==> flow/design.v <==
module color_proc
  # (parameter
      c_img_cols    = 160,  
      c_img_rows    = 120,  
      c_img_pxls    = c_img_cols * c_img_rows,
      c_nb_img_pxls = $clog2(c_img_pxls),  
      c_nb_cols     = $clog2(c_img_cols),
      c_nb_rows     = $clog2(c_img_rows),
      c_outframe_cols = 16,  
      c_outframe_rows = 8,   
      c_inframe_cols = c_img_cols-2*c_outframe_cols,  
      c_inframe_rows = c_img_rows-2*c_outframe_rows,  
      c_inframe_pxls = c_inframe_cols * c_inframe_rows,  
      c_nb_inframe_pxls = $clog2(c_inframe_pxls),  
      c_nb_inframe_cols = $clog2(c_inframe_cols),  
      c_hist_bins = 8,  
      c_nb_hist_bins = 3,  
      c_nb_hist_val = 11,  
      c_min_colorpixels = 128,   
    c_nb_buf_red   =  4,   
    c_nb_buf_green =  4,   
    c_nb_buf_blue  =  4,   
    c_nb_buf       =   c_nb_buf_red + c_nb_buf_green + c_nb_buf_blue
  )
  (
    input        rst,        
    input        clk,        
    input [2:0] rgbfilter,  
    input        new_frame_i,  
    input  [c_nb_buf-1:0]      orig_pxl,   
    output [c_nb_img_pxls-1:0] orig_addr,  
    output                     proc_we,   
    output [c_nb_buf-1:0]      proc_pxl,  
    output [c_nb_img_pxls-1:0] proc_addr,  
    output reg   new_frame_proc_o,  
    output reg [c_nb_inframe_pxls-1:0] colorpxls_o,
    output [c_nb_hist_val-1:0] colorpxls_bin0,
    output [c_nb_hist_val-1:0] colorpxls_bin1,
    output [c_nb_hist_val-1:0] colorpxls_bin2,
    output [c_nb_hist_val-1:0] colorpxls_bin3,
    output [c_nb_hist_val-1:0] colorpxls_bin4,
    output [c_nb_hist_val-1:0] colorpxls_bin5,
    output [c_nb_hist_val-1:0] colorpxls_bin6,
    output [c_nb_hist_val-1:0] colorpxls_bin7,
    output reg [c_nb_inframe_pxls-2:0] colorpxls_left_o,
    output reg [c_nb_inframe_pxls-2:0] colorpxls_rght_o,
    output reg [c_nb_inframe_pxls-2:0] colorpxls_bin012_o,
    output reg [c_nb_inframe_pxls-2:0] colorpxls_bin567_o,  
    output reg [c_nb_inframe_pxls-2:0] colorpxls_bin01_o,
    output reg [c_nb_inframe_pxls-2:0] colorpxls_bin67_o  
  );
  localparam c_msb_red = c_nb_buf-1;
  localparam c_msb_blu = c_nb_buf_blue-1;
  localparam c_msb_grn = c_msb_blu + c_nb_buf_green;
  reg [c_nb_img_pxls-1:0]  cnt_pxl;
  reg [c_nb_img_pxls-1:0]  cnt_pxl_proc;
  reg [c_nb_img_pxls-1:0]  cnt_pxl_proc_rg;  
  wire end_pxl_cnt;
  wire end_ln;
  wire inner_frame;  
  reg  inner_frame_rg;  
  wire [c_nb_buf_red-1:0]   red;
  wire [c_nb_buf_green-1:0] grn;
  wire [c_nb_buf_blue-1:0]  blu;
  wire [5:0] rgb222;
  reg    red_limit;
  reg    grn_limit;  
  reg    blu_limit;  
  reg    yel_limit;  
  reg    cya_limit;  
  reg    mag_limit;  
  reg    gra_limit;  
  reg    color_threshold;  
  wire    whi_limit;  
  wire red_gt_grn, red_gt_blu, grn_gt_blu;
  wire [c_nb_buf_red-1:0]  red_grn_absdif;
  wire [c_nb_buf_red-1:0]  red_blu_absdif;
  wire [c_nb_buf_green-1:0] grn_blu_absdif;
  localparam  [c_nb_buf_red-1:0] c_simil_limit = 2;  
  localparam  [c_nb_buf_red-1:0] c_vdif_limit = 7;  
  wire red_grn_simil, red_blu_simil, grn_blu_simil;
  wire red_grn_vdif, red_blu_vdif, grn_blu_vdif;
  localparam  C_BLACK_PXL = {c_nb_img_pxls{1'b0}};
  integer ind; 
  reg [c_nb_hist_val-1:0] histogram_tmp [c_hist_bins-1:0]; 
  reg [c_nb_hist_val-1:0] histogram     [c_hist_bins-1:0]; 
  reg [c_nb_inframe_pxls-1:0] colorpxls;
  reg [c_nb_inframe_pxls-2:0] colorpxls_left;
  reg [c_nb_inframe_pxls-2:0] colorpxls_rght;
  reg [c_nb_inframe_pxls-2:0] colorpxls_bin012;
  reg [c_nb_inframe_pxls-2:0] colorpxls_bin567;  
  reg [c_nb_inframe_pxls-2:0] colorpxls_bin01;
  reg [c_nb_inframe_pxls-2:0] colorpxls_bin67;  
  reg [c_nb_cols-1:0] col, col_rg;
  wire [c_nb_cols-1:0] col_inframe;
  wire [c_nb_hist_bins-1:0] hist_bin;
  reg  [c_nb_hist_bins-1:0] hist_bin_rg;  
  reg [c_nb_rows-1:0] row_num;
  reg       processing;  
  reg [c_nb_buf-1:0] orig_pxl_rg; 
  assign red = orig_pxl[c_msb_red:c_msb_grn+1];
  assign grn = orig_pxl[c_msb_grn:c_msb_blu+1];
  assign blu = orig_pxl[c_msb_blu:0];
  reg    proc_we_rg1, proc_we_rg2;
  always @ (posedge rst, posedge clk)
  begin
    if (rst) begin
      orig_pxl_rg     <= 0;
      inner_frame_rg  <= 1'b0;
      hist_bin_rg     <= 0;
      cnt_pxl_proc_rg <= 0;
      proc_we_rg2     <= 0;
    end
    else begin
      orig_pxl_rg    <= orig_pxl;
      inner_frame_rg <= inner_frame;
      hist_bin_rg    <= hist_bin;
      cnt_pxl_proc_rg <= cnt_pxl_proc;
      proc_we_rg2     <= proc_we_rg1;
    end
  end
  always @ (posedge rst, posedge clk)
  begin
    if (rst) begin
      cnt_pxl    <= 0;
      cnt_pxl_proc <= 0;
      processing <= 1'b0;    
      proc_we_rg1 <= 1'b0;    
    end
    else begin
      proc_we_rg1 <= processing;   
      if (processing) begin
        cnt_pxl_proc <= cnt_pxl;
        if (end_pxl_cnt) begin
          cnt_pxl <= 0;
          processing <= 1'b0;
        end
        else
          cnt_pxl <= cnt_pxl + 1'b1;
      end
      else begin  
        if (new_frame_i) begin
          processing <= 1'b1;
        end
      end
    end
  end
  assign end_pxl_cnt = (cnt_pxl == c_img_pxls-1) ? 1'b1 : 1'b0;
  assign orig_addr = cnt_pxl;
  assign proc_addr = cnt_pxl_proc_rg;
  assign end_ln = (col == c_img_cols-1)? 1'b1 : 1'b0;
  always @ (posedge clk, posedge rst) 
  begin
    if (rst) begin   
      row_num <=0;
    end 
    else begin
      if (processing) begin
        if (end_pxl_cnt) begin
          row_num <= 0;
        end
        else if (end_ln) begin
          row_num <= row_num +1'b1;
        end
      end
      else begin
        row_num <=0;
      end
    end 
  end
  always @ (posedge clk, posedge rst) 
  begin
    if (rst) begin   
      col <= 0;
    end 
    else begin
      if (processing) begin
        if (end_ln) begin
          col <= 0;
        end
        else begin
          col <= col +1'b1;
        end 
      end 
      else begin
        col <=0;
      end
    end
  end
  always @ (posedge clk, posedge rst)
  begin
    if (rst) begin
      col_rg <= 0;
    end
    else begin
      col_rg <= col;
    end
  end 
  assign inner_frame = (col_rg  >= c_outframe_cols  &&   
                        col_rg  <  c_img_cols-c_outframe_cols &&   
                        row_num >= c_outframe_rows &&    
                        row_num <  c_img_rows-c_outframe_rows)   
                     ? 1'b1 : 1'b0;
  assign rgb222 = {red[c_nb_buf_red-1:c_nb_buf_red-2],
                   grn[c_nb_buf_green-1:c_nb_buf_green-2],
                   blu[c_nb_buf_blue-1:c_nb_buf_blue-2]};
  assign red_gt_grn = (red > grn) ? 1'b1 : 1'b0;
  assign red_gt_blu = (red > blu) ? 1'b1 : 1'b0;
  assign grn_gt_blu = (grn > blu) ? 1'b1 : 1'b0;
  assign red_grn_absdif = red_gt_grn ? red - grn : grn - red;
  assign red_blu_absdif = red_gt_blu ? red - blu : blu - red;
  assign grn_blu_absdif = grn_gt_blu ? grn - blu : blu - grn;
  assign red_grn_simil = (red_grn_absdif <= c_simil_limit) ? 1'b1 : 1'b0;
  assign red_blu_simil = (red_blu_absdif <= c_simil_limit) ? 1'b1 : 1'b0;
  assign grn_blu_simil = (grn_blu_absdif <= c_simil_limit) ? 1'b1 : 1'b0;
  assign red_grn_vdif = (red_grn_absdif >= c_vdif_limit) ? 1'b1 : 1'b0;
  assign red_blu_vdif = (red_blu_absdif >= c_vdif_limit) ? 1'b1 : 1'b0;
  assign grn_blu_vdif = (grn_blu_absdif >= c_vdif_limit) ? 1'b1 : 1'b0;
  always @ (*)
  begin
    red_limit = 1'b0;
    grn_limit = 1'b0;
    blu_limit = 1'b0;
    yel_limit = 1'b0;
    cya_limit = 1'b0;
    mag_limit = 1'b0;
    gra_limit = 1'b0;
    if (red_gt_grn) begin               
      if (red_gt_blu) begin              
        if (grn_gt_blu) begin              
          if (red_grn_vdif) begin            
            red_limit = 1'b1;                 
          end
          else if (red_grn_simil) begin      
            if (red_blu_simil) begin         
              gra_limit = 1'b1;                 
            end
            else if (grn_blu_vdif) begin     
              yel_limit = 1'b1;                 
            end
          end
        end
        else begin                        
          if (red_blu_vdif) begin            
            red_limit = 1'b1;                 
          end
          else if (red_blu_simil) begin      
            if (red_grn_simil) begin         
              gra_limit = 1'b1;                 
            end
            else if (grn_blu_vdif) begin     
              mag_limit = 1'b1;                 
            end
          end
        end
      end
      else begin                          
        if (red_blu_vdif) begin             
          blu_limit = 1'b1;                   
        end
        else if (red_blu_simil) begin       
          if (grn_blu_simil) begin            
            gra_limit = 1'b1;                   
          end
          else if (red_grn_vdif) begin        
            mag_limit = 1'b1;                   
          end
        end
      end
    end
    else begin                          
      if (red_gt_blu) begin               
        if (red_grn_vdif) begin             
          grn_limit = 1'b1;                  
        end
        else if (red_grn_simil) begin     
          if (red_blu_vdif) begin          
            yel_limit = 1'b1;               
          end
          else if (grn_blu_simil) begin    
            gra_limit = 1'b1;                
          end
        end
      end
      else begin                          
        if (grn_gt_blu) begin               
          if (grn_blu_vdif) begin            
            grn_limit = 1'b1;                   
          end
          else if (grn_blu_simil) begin       
            if (red_blu_vdif) begin             
              cya_limit = 1'b1;                  
            end
            else if (red_grn_simil) begin       
              gra_limit = 1'b1;                   
            end
          end
        end
        else begin                        
          if (grn_blu_vdif) begin          
            blu_limit = 1'b1;                   
          end
          else if (grn_blu_simil) begin     
            if (red_blu_simil) begin         
              gra_limit = 1'b1;                   
            end
            else if (red_grn_vdif) begin     
              cya_limit = 1'b1;                  
            end
          end
        end
      end
    end
  end
  assign whi_limit = gra_limit &
                     red[c_nb_buf_red-1]   &
                     grn[c_nb_buf_green-1] &
                     blu[c_nb_buf_blue-1]  &
                     red[c_nb_buf_red-2]   &
                     grn[c_nb_buf_green-2] &
                     blu[c_nb_buf_blue-2];
  assign col_inframe = col_rg - c_outframe_cols;
  assign hist_bin = col_inframe[c_nb_inframe_cols-1:c_nb_inframe_cols-c_nb_hist_bins];   
  always @ (posedge clk, posedge rst) 
  begin
    if (rst) begin  
      for(ind=0;ind<c_hist_bins;ind=ind+1) begin
        histogram_tmp[ind] <=  0;  
      end
      colorpxls         <= 0;  
      colorpxls_left    <= 0;  
      colorpxls_rght    <= 0;  
      colorpxls_bin012 <= 0;
      colorpxls_bin567 <= 0; 
      colorpxls_bin01  <= 0; 
      colorpxls_bin67  <= 0; 
    end 
    else begin 
      if (end_pxl_cnt) begin
        for(ind=0;ind<c_hist_bins;ind=ind+1) begin
          histogram_tmp[ind]  <= 0;  
        end
        colorpxls         <= 0;  
        colorpxls_left    <= 0;  
        colorpxls_rght    <= 0;  
        colorpxls_bin012 <= 0;
        colorpxls_bin567 <= 0; 
        colorpxls_bin01  <= 0; 
        colorpxls_bin67  <= 0; 
      end
      else begin
        if (inner_frame_rg == 1'b1) begin
          if (color_threshold == 1'b1) begin  
            histogram_tmp[hist_bin_rg] <= histogram_tmp[hist_bin_rg] + 1'b1;
            colorpxls <= colorpxls + 1;
            case (hist_bin)
              3'd0: begin
                colorpxls_left   <= colorpxls_left   + 1'b1;  
                colorpxls_bin012 <= colorpxls_bin012 + 1'b1;  
                colorpxls_bin01  <= colorpxls_bin01  + 1'b1;  
              end
              3'd1: begin
                colorpxls_left   <= colorpxls_left   + 1'b1;  
                colorpxls_bin012 <= colorpxls_bin012 + 1'b1;  
                colorpxls_bin01  <= colorpxls_bin01  + 1'b1;  
              end
              3'd2: begin
                colorpxls_left   <= colorpxls_left   + 1'b1;  
                colorpxls_bin012 <= colorpxls_bin012 + 1'b1;  
              end
              3'd3: begin
                colorpxls_left   <= colorpxls_left + 1'b1;   
              end
              3'd4: begin
                colorpxls_rght   <= colorpxls_rght + 1'b1;   
              end
              3'd5: begin
                colorpxls_rght   <= colorpxls_rght  + 1'b1;   
                colorpxls_bin567 <= colorpxls_bin567 + 1'b1;  
              end
              3'd6: begin
                colorpxls_rght   <= colorpxls_rght   + 1'b1;  
                colorpxls_bin567 <= colorpxls_bin567 + 1'b1;  
                colorpxls_bin67  <= colorpxls_bin67  + 1'b1;  
              end
              3'd7: begin
                colorpxls_rght   <= colorpxls_rght   + 1'b1;  
                colorpxls_bin567 <= colorpxls_bin567 + 1'b1;  
                colorpxls_bin67  <= colorpxls_bin67  + 1'b1;  
              end
            endcase
          end
        end
      end
    end
  end
  always @ (posedge clk, posedge rst) 
  begin
    if (rst) begin
      new_frame_proc_o   <= 1'b0;
      for(ind=0;ind<c_hist_bins;ind=ind+1) begin
        histogram[ind] <= 0;  
      end     
      colorpxls_o        <= 0;
      colorpxls_left_o   <= 0;
      colorpxls_rght_o   <= 0;
      colorpxls_bin012_o <= 0;
      colorpxls_bin567_o <= 0;
      colorpxls_bin01_o  <= 0;
      colorpxls_bin67_o  <= 0;
    end
    else if (end_pxl_cnt) begin
      new_frame_proc_o   <= 1'b1;
      for(ind=0;ind<c_hist_bins;ind=ind+1) begin
        histogram[ind] <= histogram_tmp[ind];
      end   
      colorpxls_o        <= colorpxls;
      colorpxls_left_o   <= colorpxls_left;
      colorpxls_rght_o   <= colorpxls_rght;
      colorpxls_bin012_o <= colorpxls_bin012;
      colorpxls_bin567_o <= colorpxls_bin567;
      colorpxls_bin01_o  <= colorpxls_bin01;
      colorpxls_bin67_o  <= colorpxls_bin67;
    end
    else
      new_frame_proc_o  <= 1'b0;
  end
  assign colorpxls_bin0 = histogram[0];
  assign colorpxls_bin1 = histogram[1];
  assign colorpxls_bin2 = histogram[2];
  assign colorpxls_bin3 = histogram[3];
  assign colorpxls_bin4 = histogram[4];
  assign colorpxls_bin5 = histogram[5];
  assign colorpxls_bin6 = histogram[6];
  assign colorpxls_bin7 = histogram[7];
  assign proc_pxl = color_threshold ? orig_pxl_rg : C_BLACK_PXL;
  assign proc_we  = proc_we_rg2;
  always @ (posedge clk)  
  begin
    color_threshold <= 1'b1;
    case (rgbfilter)
      3'b000:  
        color_threshold <= 1'b1;
      3'b100: begin  
        color_threshold <= red_limit;
      end
      3'b010: begin  
        color_threshold <= grn_limit;
      end
      3'b001: begin  
        color_threshold <= blu_limit;
      end
      3'b110: begin  
        color_threshold <= yel_limit;
      end
      3'b101: begin  
        color_threshold <= mag_limit;
      end
      3'b011: begin  
        color_threshold <= cya_limit;
      end
      3'b111: begin  
        color_threshold <= whi_limit;
      end
    endcase
  end
endmodule
module centroid
  # (parameter
      c_img_cols    = 160,  
      c_img_rows    = 120,  
      c_img_pxls    = c_img_cols * c_img_rows,
      c_nb_img_pxls = $clog2(c_img_pxls),  
      c_nb_cols     = $clog2(c_img_cols),
      c_nb_rows     = $clog2(c_img_rows),
      c_inframe_cols = 128,  
      c_inframe_rows = 104,  
      c_inframe_pxls = c_inframe_cols * c_inframe_rows,  
      c_nb_inframe_pxls = $clog2(c_inframe_pxls),  
      c_hist_bins = 8,  
      c_nb_hist_bins = $clog2(c_hist_bins),  
      c_nb_hist_val = $clog2(c_inframe_rows *(c_inframe_cols/c_hist_bins)), 
      c_nb_centroid = 8,
      c_nb_prox  = 3,
      c_min_colorpxls = 128  
  )
  (
    input        rst,        
    input        clk,        
    input        new_frame_proc_i,  
    input [c_nb_inframe_pxls-1:0] colorpxls_i,
    input [c_nb_hist_val-1:0] colorpxls_bin0_i,
    input [c_nb_hist_val-1:0] colorpxls_bin7_i,
    input [c_nb_inframe_pxls-2:0] colorpxls_left_i,
    input [c_nb_inframe_pxls-2:0] colorpxls_rght_i,
    input [c_nb_inframe_pxls-2:0] colorpxls_bin012_i,  
    input [c_nb_inframe_pxls-2:0] colorpxls_bin567_i,  
    input [c_nb_inframe_pxls-2:0] colorpxls_bin01_i,  
    input [c_nb_inframe_pxls-2:0] colorpxls_bin67_i,  
    output reg [c_nb_centroid-1:0] centroid_o,
    output reg new_centroid_o,      
    output reg [c_nb_prox-1:0] proximity_o   
  );
  wire [c_nb_inframe_pxls-2:0] colorpxls_half;
  wire [c_nb_inframe_pxls-2:0] colorpxls_div;
  reg [c_nb_centroid-1:0] centroid_tmp;
  reg [c_nb_prox-1:0]     proximity_tmp;    
  wire left;
  wire [c_nb_inframe_pxls-2:0] absdif_lft_rght;
  assign left = (colorpxls_left_i > colorpxls_rght_i) ? 1'b1 : 1'b0;
  assign absdif_lft_rght = (left == 1'b1) ? (colorpxls_left_i - colorpxls_rght_i) :
                                            (colorpxls_rght_i - colorpxls_left_i);
  assign colorpxls_half = colorpxls_i[c_nb_inframe_pxls-1:1];
  assign colorpxls_div = {3'b0 , colorpxls_i[c_nb_inframe_pxls-1:4]};
  always @(*) 
  begin
    centroid_tmp = 0;  
    if (colorpxls_i <= c_min_colorpxls)  
      centroid_tmp = 0;
    else if (absdif_lft_rght < colorpxls_div)   
      centroid_tmp[4:3] = 2'b11;  
    else if (left) begin  
      if (colorpxls_bin0_i >= colorpxls_half) 
        centroid_tmp[0] = 1'b1;  
      else if (colorpxls_bin01_i >= colorpxls_half) 
        centroid_tmp[1] = 1'b1;  
      else if (colorpxls_bin012_i >= colorpxls_half) 
        centroid_tmp[2] = 1'b1;  
      else  
        centroid_tmp[3] = 1'b1;  
    end
    else begin  
      if (colorpxls_bin7_i >= colorpxls_half) 
        centroid_tmp[7] = 1'b1;  
      else if (colorpxls_bin67_i >= colorpxls_half) 
        centroid_tmp[6] = 1'b1;  
      else if (colorpxls_bin567_i >= colorpxls_half) 
        centroid_tmp[5] = 1'b1;  
      else  
        centroid_tmp[4] = 1'b1;  
    end
  end
  always @(*)
  begin
    if (colorpxls_i[c_nb_inframe_pxls-1] == 1'b1) begin  
        proximity_tmp = 3'd7; 
    end
    else if (colorpxls_i[c_nb_inframe_pxls-2] == 1'b1) begin  
      if (colorpxls_i[c_nb_inframe_pxls-3] == 1'b1) begin  
        proximity_tmp = 3'd7;   
      end
      else
        proximity_tmp = 3'd6;   
    end
    else if (colorpxls_i[c_nb_inframe_pxls-3] == 1'b1) begin  
      proximity_tmp = 3'd5;   
    end
    else if (colorpxls_i[c_nb_inframe_pxls-4] == 1'b1) begin  
      proximity_tmp = 3'd4;   
    end
    else if (colorpxls_i[c_nb_inframe_pxls-5] == 1'b1) begin  
      proximity_tmp = 3'd3;   
    end
    else if (colorpxls_i[c_nb_inframe_pxls-6] == 1'b1) begin  
      proximity_tmp = 3'd2;   
    end
    else if (colorpxls_i[c_nb_inframe_pxls-7] == 1'b1) begin  
      proximity_tmp = 3'd1;   
    end
    else
      proximity_tmp = 3'd0;   
  end
  always @ (posedge clk, posedge rst) 
  begin
    if (rst) begin
      new_centroid_o <= 1'b0;
      centroid_o <= 0; 
      proximity_o <= 0;
    end
    else begin
      new_centroid_o <= new_frame_proc_i;
      if (new_frame_proc_i == 1'b1) begin
        centroid_o <= centroid_tmp; 
        proximity_o <= proximity_tmp;
      end
    end
  end
endmodule
module color_centroid
  (
    input         clk,
    input         rst,           
    input  [2:0]  rgbfilter,     
    input         new_frame_i,   
    output [14:0] orig_addr,
    input  [11:0] orig_pxl,
    output        proc_we,
    output [14:0] proc_addr,
    output [11:0] proc_pxl,
    output [7:0]  centroid,
    output        new_centroid,
    output [2:0]  proximity
  );
  localparam c_img_cols      = 160;
  localparam c_img_rows      = 120;
  localparam c_img_pxls      = c_img_cols * c_img_rows;
  localparam c_nb_img_cols   = 8;
  localparam c_nb_img_rows   = 7;
  localparam c_nb_img_pxls   = 15;
  localparam c_outframe_cols = 16;
  localparam c_outframe_rows = 8;
  localparam c_inframe_cols  = c_img_cols-2*c_outframe_cols;  
  localparam c_inframe_rows  = c_img_rows-2*c_outframe_rows;  
  localparam c_inframe_pxls  = c_inframe_cols * c_inframe_rows;  
  localparam c_nb_inframe_pxls = 14;
  localparam c_hist_bins     = 8;
  localparam c_nb_hist_bins  = 3;
  localparam c_nb_hist_val   = 11;
  localparam c_nb_centroid   = 8;
  localparam c_nb_prox       = 3;
  localparam c_nb_buf_red    = 4;
  localparam c_nb_buf_green  = 4;
  localparam c_nb_buf_blue   = 4;
  localparam c_nb_buf        = 12;
  wire [c_nb_hist_val-1:0] colorpxls_bin0;
  wire [c_nb_hist_val-1:0] colorpxls_bin7;
  wire [c_nb_inframe_pxls-1:0] colorpxls;
  wire [c_nb_inframe_pxls-2:0] colorpxls_left;
  wire [c_nb_inframe_pxls-2:0] colorpxls_rght;
  wire [c_nb_inframe_pxls-2:0] colorpxls_bin012;
  wire [c_nb_inframe_pxls-2:0] colorpxls_bin567;
  wire [c_nb_inframe_pxls-2:0] colorpxls_bin01;
  wire [c_nb_inframe_pxls-2:0] colorpxls_bin67;
  wire new_frame_proc;
  color_proc
    #(
      .c_img_cols     (c_img_cols),
      .c_img_rows     (c_img_rows),
      .c_img_pxls     (c_img_pxls),
      .c_nb_cols      (c_nb_img_cols),
      .c_nb_rows      (c_nb_img_rows),
      .c_nb_img_pxls  (c_nb_img_pxls),
      .c_outframe_cols(c_outframe_cols),
      .c_outframe_rows(c_outframe_rows),
      .c_inframe_cols (c_inframe_cols),
      .c_inframe_rows (c_inframe_rows),
      .c_inframe_pxls (c_inframe_pxls),
      .c_hist_bins    (c_hist_bins),
      .c_nb_hist_val  (c_nb_hist_val),
      .c_nb_buf_red   (c_nb_buf_red),
      .c_nb_buf_green (c_nb_buf_green),
      .c_nb_buf_blue  (c_nb_buf_blue),
      .c_nb_buf       (c_nb_buf)
    )
    color_filter
    (
      .rst        (rst),
      .clk        (clk),
      .rgbfilter  (rgbfilter),
      .new_frame_i(new_frame_i),
      .orig_addr  (orig_addr),
      .orig_pxl   (orig_pxl),
      .proc_we    (proc_we),
      .proc_addr  (proc_addr),
      .proc_pxl   (proc_pxl),
      .new_frame_proc_o (new_frame_proc),
      .colorpxls_o    (colorpxls),
      .colorpxls_bin0 (colorpxls_bin0),
      .colorpxls_bin1 (),
      .colorpxls_bin2 (),
      .colorpxls_bin3 (),
      .colorpxls_bin4 (),
      .colorpxls_bin5 (),
      .colorpxls_bin6 (),
      .colorpxls_bin7 (colorpxls_bin7),
      .colorpxls_left_o   (colorpxls_left),
      .colorpxls_rght_o   (colorpxls_rght),
      .colorpxls_bin012_o (colorpxls_bin012),
      .colorpxls_bin567_o (colorpxls_bin567),
      .colorpxls_bin01_o  (colorpxls_bin01),
      .colorpxls_bin67_o  (colorpxls_bin67)
    );
  centroid
    #(
      .c_img_cols     (c_img_cols),
      .c_img_rows     (c_img_rows),
      .c_img_pxls     (c_img_pxls),
      .c_nb_cols      (c_nb_img_cols),
      .c_nb_rows      (c_nb_img_rows),
      .c_nb_img_pxls  (c_nb_img_pxls),
      .c_inframe_cols (c_inframe_cols),
      .c_inframe_rows (c_inframe_rows),
      .c_inframe_pxls (c_inframe_pxls),
      .c_hist_bins    (c_hist_bins),
      .c_nb_hist_bins (c_nb_hist_bins),
      .c_nb_hist_val  (c_nb_hist_val),
      .c_nb_centroid  (c_nb_centroid),
      .c_nb_prox      (c_nb_prox),
      .c_min_colorpxls(128)
    )
    centroid_calc
    (
      .rst              (rst),
      .clk              (clk),
      .new_frame_proc_i (new_frame_proc),
      .colorpxls_i      (colorpxls),
      .colorpxls_bin0_i (colorpxls_bin0),
      .colorpxls_bin7_i (colorpxls_bin7),
      .colorpxls_left_i  (colorpxls_left),
      .colorpxls_rght_i  (colorpxls_rght),
      .colorpxls_bin012_i(colorpxls_bin012),
      .colorpxls_bin567_i(colorpxls_bin567),
      .colorpxls_bin01_i (colorpxls_bin01),
      .colorpxls_bin67_i (colorpxls_bin67),
      .centroid_o     (centroid),
      .new_centroid_o (new_centroid),
      .proximity_o    (proximity)
    );
endmodule
Lab notebook: color_centroid

======== From RTL to reports: color_centroid ========
Tool output for the design above before and after an edit, in the order of the flow.
"before" refers to lines of the RTL above, "after" to lines of the edited file.
"change" is "after" less "before", of the values as shown; "relative change" is that difference over "before", in percent.
Library cell names are shortened.
Not given: -
set-up
  top ..................................... color_centroid
  clock ................................... clk
  standard-cell library ................... sky130hd
  corner .................................. tt_025C_1v80

======== Diff ========
Unified diff, file above to edited file.
This change comes from a script, not from a designer. The edited design behaves differently; no optimisation was intended.
begin of diff
@@ -593,5 +593,5 @@
     input  [2:0]  rgbfilter,     
     input         new_frame_i,   
-    output [14:0] orig_addr,
+    output [14:0] orig_addr_ext,
     input  [11:0] orig_pxl,
     output        proc_we,
@@ -602,4 +602,8 @@
     output [2:0]  proximity
   );
+  wire [14:0] orig_addr;
+  reg [14:0] orig_addr_dly;
+  always @(posedge clk) orig_addr_dly <= orig_addr;
+  assign orig_addr_ext = orig_addr_dly;
   localparam c_img_cols      = 160;
   localparam c_img_rows      = 120;
end of diff

======== Elaborated design ========
Yosys after proc, flatten, opt, wreduce and memory -nomap, before mapping. Print and check cells are not counted. Equal cells are merged and count once.
bit counts
  item                             before  after  change  relative change (%)
  bits of input ports              18      18     0       0.00
  output and inout bits            55      55     0       0.00
  word-level cells                 335     336    +1      +0.30
  register bits after elaboration  395     410    +15     +3.80
cells by class
  item                              before  after  change  relative change (%)
  magnitude comparators             22      22     0       0.00
  mux-type cells                    179     179    0       0.00
  bitwise gates (word level)        6       6      0       0.00
  add/subtract/negate cells         20      20     0       0.00
  equal/unequal tests               24      24     0       0.00
  reductions and logical operators  43      43     0       0.00
operator list
  cell                                          before  after  change  relative change (%)
  2-to-1 mux 1 bit                              88      88     0       0.00
  2-to-1 mux 11 bit                             35      35     0       0.00
  2-to-1 mux 13 bit                             25      25     0       0.00
  nonzero test 2 bit                            16      16     0       0.00
  AND reduction 3 bit                           14      14     0       0.00
  == test 3 bit with constant B                 12      12     0       0.00
  2-to-1 mux 3 bit                              10      10     0       0.00
  adder 13 x 1 -> 13 bit with constant B        6       6      0       0.00
  bitwise AND 1 bit                             6       6      0       0.00
  == test 3 x 2 -> 1 bit with constant B        6       6      0       0.00
  subtractor 4 bit                              6       6      0       0.00
  2-to-1 mux 4 bit                              5       5      0       0.00
  >= comparator 13 bit                          4       4      0       0.00
  == test 3 x 1 -> 1 bit with constant B        3       3      0       0.00
  >= comparator 4 x 3 -> 1 bit with constant B  3       3      0       0.00
  greater-than comparator 4 bit                 3       3      0       0.00
  <= comparator 4 x 2 -> 1 bit with constant B  3       3      0       0.00
  logical AND 1 bit                             3       3      0       0.00
  zero test 3 bit                               3       3      0       0.00
  2-to-1 mux 14 bit                             3       3      0       0.00
  2-to-1 mux 2 bit                              3       3      0       0.00
  2-to-1 mux 7 bit                              3       3      0       0.00
  2-to-1 mux 8 bit                              3       3      0       0.00
  >= comparator 11 x 13 -> 1 bit                2       2      0       0.00
  OR reduction 2 bit                            2       2      0       0.00
  OR reduction 3 bit                            2       2      0       0.00
  OR reduction 4 bit                            2       2      0       0.00
  subtractor 13 bit                             2       2      0       0.00
Not every row of either side is listed.

======== Logic depth ========
Yosys ltp: most cells in a row. Word level: on the elaborated netlist, between registers, memories and ports. Mapped: between sequential cells and ports; inverters and the memories' decode and read muxes count.
logic depth
  item                           before  after  change  relative change (%)
  depth in word-level cells      19      19     0       0.00
  ABC_AREA                       0       0      -       -
  gate-level depth with buffers  23      20     -3      -13.04
  mapped depth without buffers   20      18     -2      -10.00

======== After synthesis ========
Source: synth_stat.txt of the flow (Yosys; design flattened, memories mapped). It holds for the ABC_AREA given above (unset counts as 0); a run with the other value may have another netlist.
cells by type
  type       before  after  change  relative change (%)
  clkbuf_1   39      71     +32     +82.05
  nand2_1    377     399    +22     +5.84
  buf_2      29      7      -22     -75.86
  dfxtp_1    1       16     +15     +1,500.00
  mux2_2     59      48     -11     -18.64
  mux2i_1    22      33     +11     +50.00
  o21ai_0    148     138    -10     -6.76
  nor3_1     17      27     +10     +58.82
  nand4_1    40      49     +9      +22.50
  inv_1      91      99     +8      +8.79
  nor2_1     167     160    -7      -4.19
  nand2b_1   19      14     -5      -26.32
  o2111ai_1  7       2      -5      -71.43
  o21ai_1    6       1      -5      -83.33
  a211oi_2   5       0      -5      -100.00
  o32ai_1    1       6      +5      +500.00
  and3_1     32      28     -4      -12.50
  and2_1     16      20     +4      +25.00
Not every row of either side is listed.
synthesis totals
  item                  before    after     change  relative change (%)
  mapped flip-flops     395       410       +15     +3.80
  buffer cells          79        83        +4      +5.06
  synthesis area (µm²)  21,003.9  21,141.5  +137.6  +0.66
  cell count            2,155     2,193     +38     +1.76
By module: a second synthesis without flattening, with its own total; a netlist apart from the flattened one above.
second synthesis, totals
  item                                     before    after     change  relative change (%)
  cell total of the unflattened synthesis  2,541     2,556     +15     +0.59
  area (unflattened synthesis) (µm²)       23,885.4  24,185.7  +300.3  +1.26
Rows give one instance, submodules left out.
modules, before
  module          seq. area (µm²)  area (µm²)  cells  times used
  color_proc      11,230.8         20,144.3    2,092  1
  centroid        300.3            3,741.1     449    1
  color_centroid  0.0              0.0         0      1
modules, after
  module          seq. area (µm²)  area (µm²)  cells  times used
  color_proc      11,230.8         20,144.3    2,092  1
  centroid        300.3            3,741.1     449    1
  color_centroid  300.3            300.3       15     1

======== Path before layout ========
OpenSTA on the mapped netlist: ideal clock, no wires. The path of least setup slack (recovery checks aside). Input and output delay are each 20% of the period. Register names are those of the netlist, which keeps one name where synthesis merged equal registers.
timing path post-synthesis
  item                           before                                 after                                  change  relative change (%)
  path type                      input port to flip-flop                input port to flip-flop                -       -
  from                           input port orig_pxl[4]                 input port orig_pxl[8]                 -       -
  to                             register color_filter.color_threshold  register color_filter.color_threshold  -       -
  path buffers                   0                                      0                                      0       -
  path delay (ps)                2,542                                  2,941                                  +399    +15.70
  stages                         13                                     13                                     0       0.00
  path slack (ps)                5,458                                  5,059                                  -399    -
  data arrival time (ps)         4,482                                  4,807                                  +325    +7.25
  external input delay (ps)      2,000                                  2,000                                  0       0.00
  required time (ps)             9,940                                  9,866                                  -74     -0.74
  period (ps)                    10,000                                 10,000                                 0       0.00
  synthesis period reached (ps)  4,542                                  4,941                                  +399    +8.78
"path delay" is the arrival time less input delay plus setup time.
"stages": output pins that drive a net of the path, with the launching flip-flop's if there is one; two outputs of one cell count as two.
"synthesis period reached" is the clock period less the worst setup slack; recovery checks do not enter. This is arithmetic on one report: input and output delays are still those of the set period (20% each).
Between the ends stands the longest chain of elaborated cells between them, by number of cells; it is not shown to be the way that was timed. Of several equally long chains one is given.
Each line given opens the expression or statement behind the cell; cells for indexed reads and writes are added by Yosys, which also makes memories of some case tables.
At most two assigning lines are given for a register; there are more.
on the way, post-synthesis, before
  cells stage by stage .................... inv_1 > ha_1 > inv_1 > fa_1 > and3_4 > o21ai_4 > a211oi_1 > or3_1 > a31o_1 > nor4b_2 > o21ai_1 > a2111oi_2 > a311o_1
  cells in the longest elaborated chain ... 19
  elaborated cells between the ends (all ways) .. 83
ends and longest elaborated chain, post-synthesis, before
  item                            line  source
  start: declaration              596   input  [11:0] orig_pxl,
  greater-than comparator 4 bit   207   assign red_gt_grn = (red > grn) ? 1'b1 : 1'b0;
  2-to-1 mux 1 bit                207
  2-to-1 mux 4 bit                210   assign red_grn_absdif = red_gt_grn ? red - grn : grn - red;
  <= comparator 4 x 2 -> 1 bit    213   assign red_grn_simil = (red_grn_absdif <= c_simil_limit) ? 1'b1 : 1'b0;
  2-to-1 mux 1 bit                213
  2-to-1 mux 1 bit                294   else if (red_grn_simil) begin
  2-to-1 mux 1 bit                291   if (red_blu_vdif) begin
  2-to-1 mux 1 bit                290   else if (grn_blu_simil) begin
  2-to-1 mux 1 bit                287   if (grn_blu_vdif) begin
  2-to-1 mux 1 bit                286   if (grn_gt_blu) begin
  2-to-1 mux 1 bit                272   if (red_gt_blu) begin
  2-to-1 mux 1 bit                228   if (red_gt_grn) begin
  bitwise AND 1 bit (6 in a row)  315   assign whi_limit = gra_limit &
  case mux 1 bit (select 8 bit)   441   case (rgbfilter)
  end: assignment                 445   color_threshold <= red_limit;
  end: assignment                 448   color_threshold <= grn_limit;
  end: declaration                73    reg    color_threshold;
on the way, post-synthesis, after
  cells stage by stage .................... inv_1 > ha_1 > inv_1 > fa_1 > a21o_1 > a21o_1 > a221oi_1 > nor3_1 > or4_1 > nand3_1 > a2bb2oi_1 > o221ai_1 > or4_1
  cells in the longest elaborated chain ... 19
  elaborated cells between the ends (all ways) .. 82
ends and longest elaborated chain, post-synthesis, after
  item                            line  source
  start: declaration              596   input  [11:0] orig_pxl,
  greater-than comparator 4 bit   207   assign red_gt_grn = (red > grn) ? 1'b1 : 1'b0;
  2-to-1 mux 1 bit                207
  2-to-1 mux 4 bit                210   assign red_grn_absdif = red_gt_grn ? red - grn : grn - red;
  <= comparator 4 x 2 -> 1 bit    213   assign red_grn_simil = (red_grn_absdif <= c_simil_limit) ? 1'b1 : 1'b0;
  2-to-1 mux 1 bit                213
  2-to-1 mux 1 bit                294   else if (red_grn_simil) begin
  2-to-1 mux 1 bit                291   if (red_blu_vdif) begin
  2-to-1 mux 1 bit                290   else if (grn_blu_simil) begin
  2-to-1 mux 1 bit                287   if (grn_blu_vdif) begin
  2-to-1 mux 1 bit                286   if (grn_gt_blu) begin
  2-to-1 mux 1 bit                272   if (red_gt_blu) begin
  2-to-1 mux 1 bit                228   if (red_gt_grn) begin
  bitwise AND 1 bit (6 in a row)  315   assign whi_limit = gra_limit &
  case mux 1 bit (select 8 bit)   441   case (rgbfilter)
  end: assignment                 445   color_threshold <= red_limit;
  end: assignment                 448   color_threshold <= grn_limit;
  end: declaration                73    reg    color_threshold;

======== Timing after layout ========
From the final timing report of the runs of pair A: the path of least setup slack in the routed layout; clock arrival at registers is part of the times.
The report prints the path's times to 10 ps; the period is as set.
timing path post-layout
  item                    before                                     after                                      change  relative change (%)
  path type               flip-flop to flip-flop                     flip-flop to flip-flop                     -       -
  from                    register color_filter.colorpxls_rght_o[1]  register color_filter.colorpxls_left_o[5]  -       -
  to                      register centroid_calc.centroid_o[7]       register centroid_calc.centroid_o[5]       -       -
  period (ps)             5,310                                      5,310                                      0       0.00
  path buffers            0                                          0                                          0       -
  path slack (ps)         670                                        690                                        +20     -
  stages                  21                                         18                                         -3      -14.29
  data arrival time (ps)  5,080                                      5,090                                      +10     +0.20
  required time (ps)      5,750                                      5,770                                      +20     +0.35
Between the ends stands the longest chain of elaborated cells between them, by number of cells; it is not shown to be the way that was timed. Of several equally long chains one is given.
on the way, post-layout, before
  cells stage by stage .................... dfrtp_1 > inv_1 > ha_1 > nor2b_1 > o21ai_1 > a211oi_2 > nor4b_2 > or2_1 > mux2_2 > a21oi_1 > o21ai_0 > xor2_1 > ha_1 > a21o_1 > a211oi_1 > a21oi_1 > nor3_1 > o21bai_1 > nor3b_1 > o211a_4 > o32ai_2
  cells in the longest elaborated chain ... 6
  elaborated cells between the ends (all ways) .. 9
  source lines of those cells ............. 6
ends and longest elaborated chain, post-layout, before
  item                            line  source
  start: declaration              46    output reg [c_nb_inframe_pxls-2:0] colorpxls_rght_o,
  start: assignment               406   colorpxls_rght_o   <= 0;
  start: assignment               419   colorpxls_rght_o   <= colorpxls_rght;
  greater-than comparator 13 bit  510   assign left = (colorpxls_left_i > colorpxls_rght_i) ? 1'b1 : 1'b0;
  2-to-1 mux 1 bit                510
  2-to-1 mux 13 bit               511   assign absdif_lft_rght = (left == 1'b1) ? (colorpxls_left_i - colorpxls_rght_i) :
  < comparator 13 x 10 -> 1 bit   520   else if (absdif_lft_rght < colorpxls_div)
  2-to-1 mux 3 bit                520
  2-to-1 mux 8 bit                518   if (colorpxls_i <= c_min_colorpxls)
  end: assignment                 577   centroid_o <= 0;
  end: assignment                 583   centroid_o <= centroid_tmp;
  end: declaration                500   output reg [c_nb_centroid-1:0] centroid_o,
on the way, post-layout, after
  cells stage by stage .................... dfrtp_1 > ha_1 > nand4_2 > or4_4 > nand2_1 > nand3_4 > nor3_1 > a21oi_1 > xor2_1 > ha_1 > a21o_1 > a211oi_1 > o21ai_0 > o211ai_1 > a21oi_1 > or3b_1 > o31ai_2 > o32ai_1
  cells in the longest elaborated chain ... 6
  elaborated cells between the ends (all ways) .. 9
  source lines of those cells ............. 6
ends and longest elaborated chain, post-layout, after
  item                            line  source
  start: declaration              45    output reg [c_nb_inframe_pxls-2:0] colorpxls_left_o,
  start: assignment               405   colorpxls_left_o   <= 0;
  start: assignment               418   colorpxls_left_o   <= colorpxls_left;
  greater-than comparator 13 bit  510   assign left = (colorpxls_left_i > colorpxls_rght_i) ? 1'b1 : 1'b0;
  2-to-1 mux 1 bit                510
  2-to-1 mux 13 bit               511   assign absdif_lft_rght = (left == 1'b1) ? (colorpxls_left_i - colorpxls_rght_i) :
  < comparator 13 x 10 -> 1 bit   520   else if (absdif_lft_rght < colorpxls_div)
  2-to-1 mux 3 bit                520
  2-to-1 mux 8 bit                518   if (colorpxls_i <= c_min_colorpxls)
  end: assignment                 577   centroid_o <= 0;
  end: assignment                 583   centroid_o <= centroid_tmp;
  end: declaration                500   output reg [c_nb_centroid-1:0] centroid_o,

======== Flow runs ========
Both versions went through the flow (Yosys, OpenROAD) with the same settings in each pair. Constraints: input delay and output delay 20% of the set period each, output load 0.01 pF.
flow settings, pair A
  period_ns ............................... 5.31
  CAP_MARGIN .............................. 20
  CORE_MARGIN ............................. 2
  CORE_UTILIZATION ........................ 40
  SLEW_MARGIN ............................. 20
measured results, pair A
  item                                 before    after     change  relative change (%)
  final utilization (%)                46.5      46.2      -0.3    -
  post-route setup TNS (ps)            0         0         0       -
  worst setup slack after layout (ps)  670       686       +16     -
  die area (µm²)                       54,358.9  54,709.2  +350.3  +0.64
  post-synthesis cell area (µm²)       21,003.9  21,141.5  +137.6  +0.66
flow settings, pair B
  ABC_AREA ................................ 0
  CORE_ASPECT_RATIO ....................... 1.79
  CORE_UTILIZATION ........................ 43
  CTS_CLUSTER_DIAMETER .................... 71
  CTS_CLUSTER_SIZE ........................ 69
  MAX_ROUTING_LAYER ....................... met4
  PLACE_DENSITY_LB_ADDON .................. 0.24
  TNS_END_PERCENT ......................... 100
  period_ns ............................... 3.02
  CAP_MARGIN .............................. 20
  CORE_MARGIN ............................. 2
  SLEW_MARGIN ............................. 20
measured results, pair B
  item                                 before    after     change  relative change (%)
  final utilization (%)                52.5      52.9      +0.4    -
  post-route setup TNS (ps)            -6,649    -8,854    -2,205  -
  worst setup slack after layout (ps)  -880      -1,122    -242    -
  die area (µm²)                       50,705.4  51,031.0  +325.6  +0.64
  post-synthesis cell area (µm²)       21,003.9  21,141.5  +137.6  +0.66
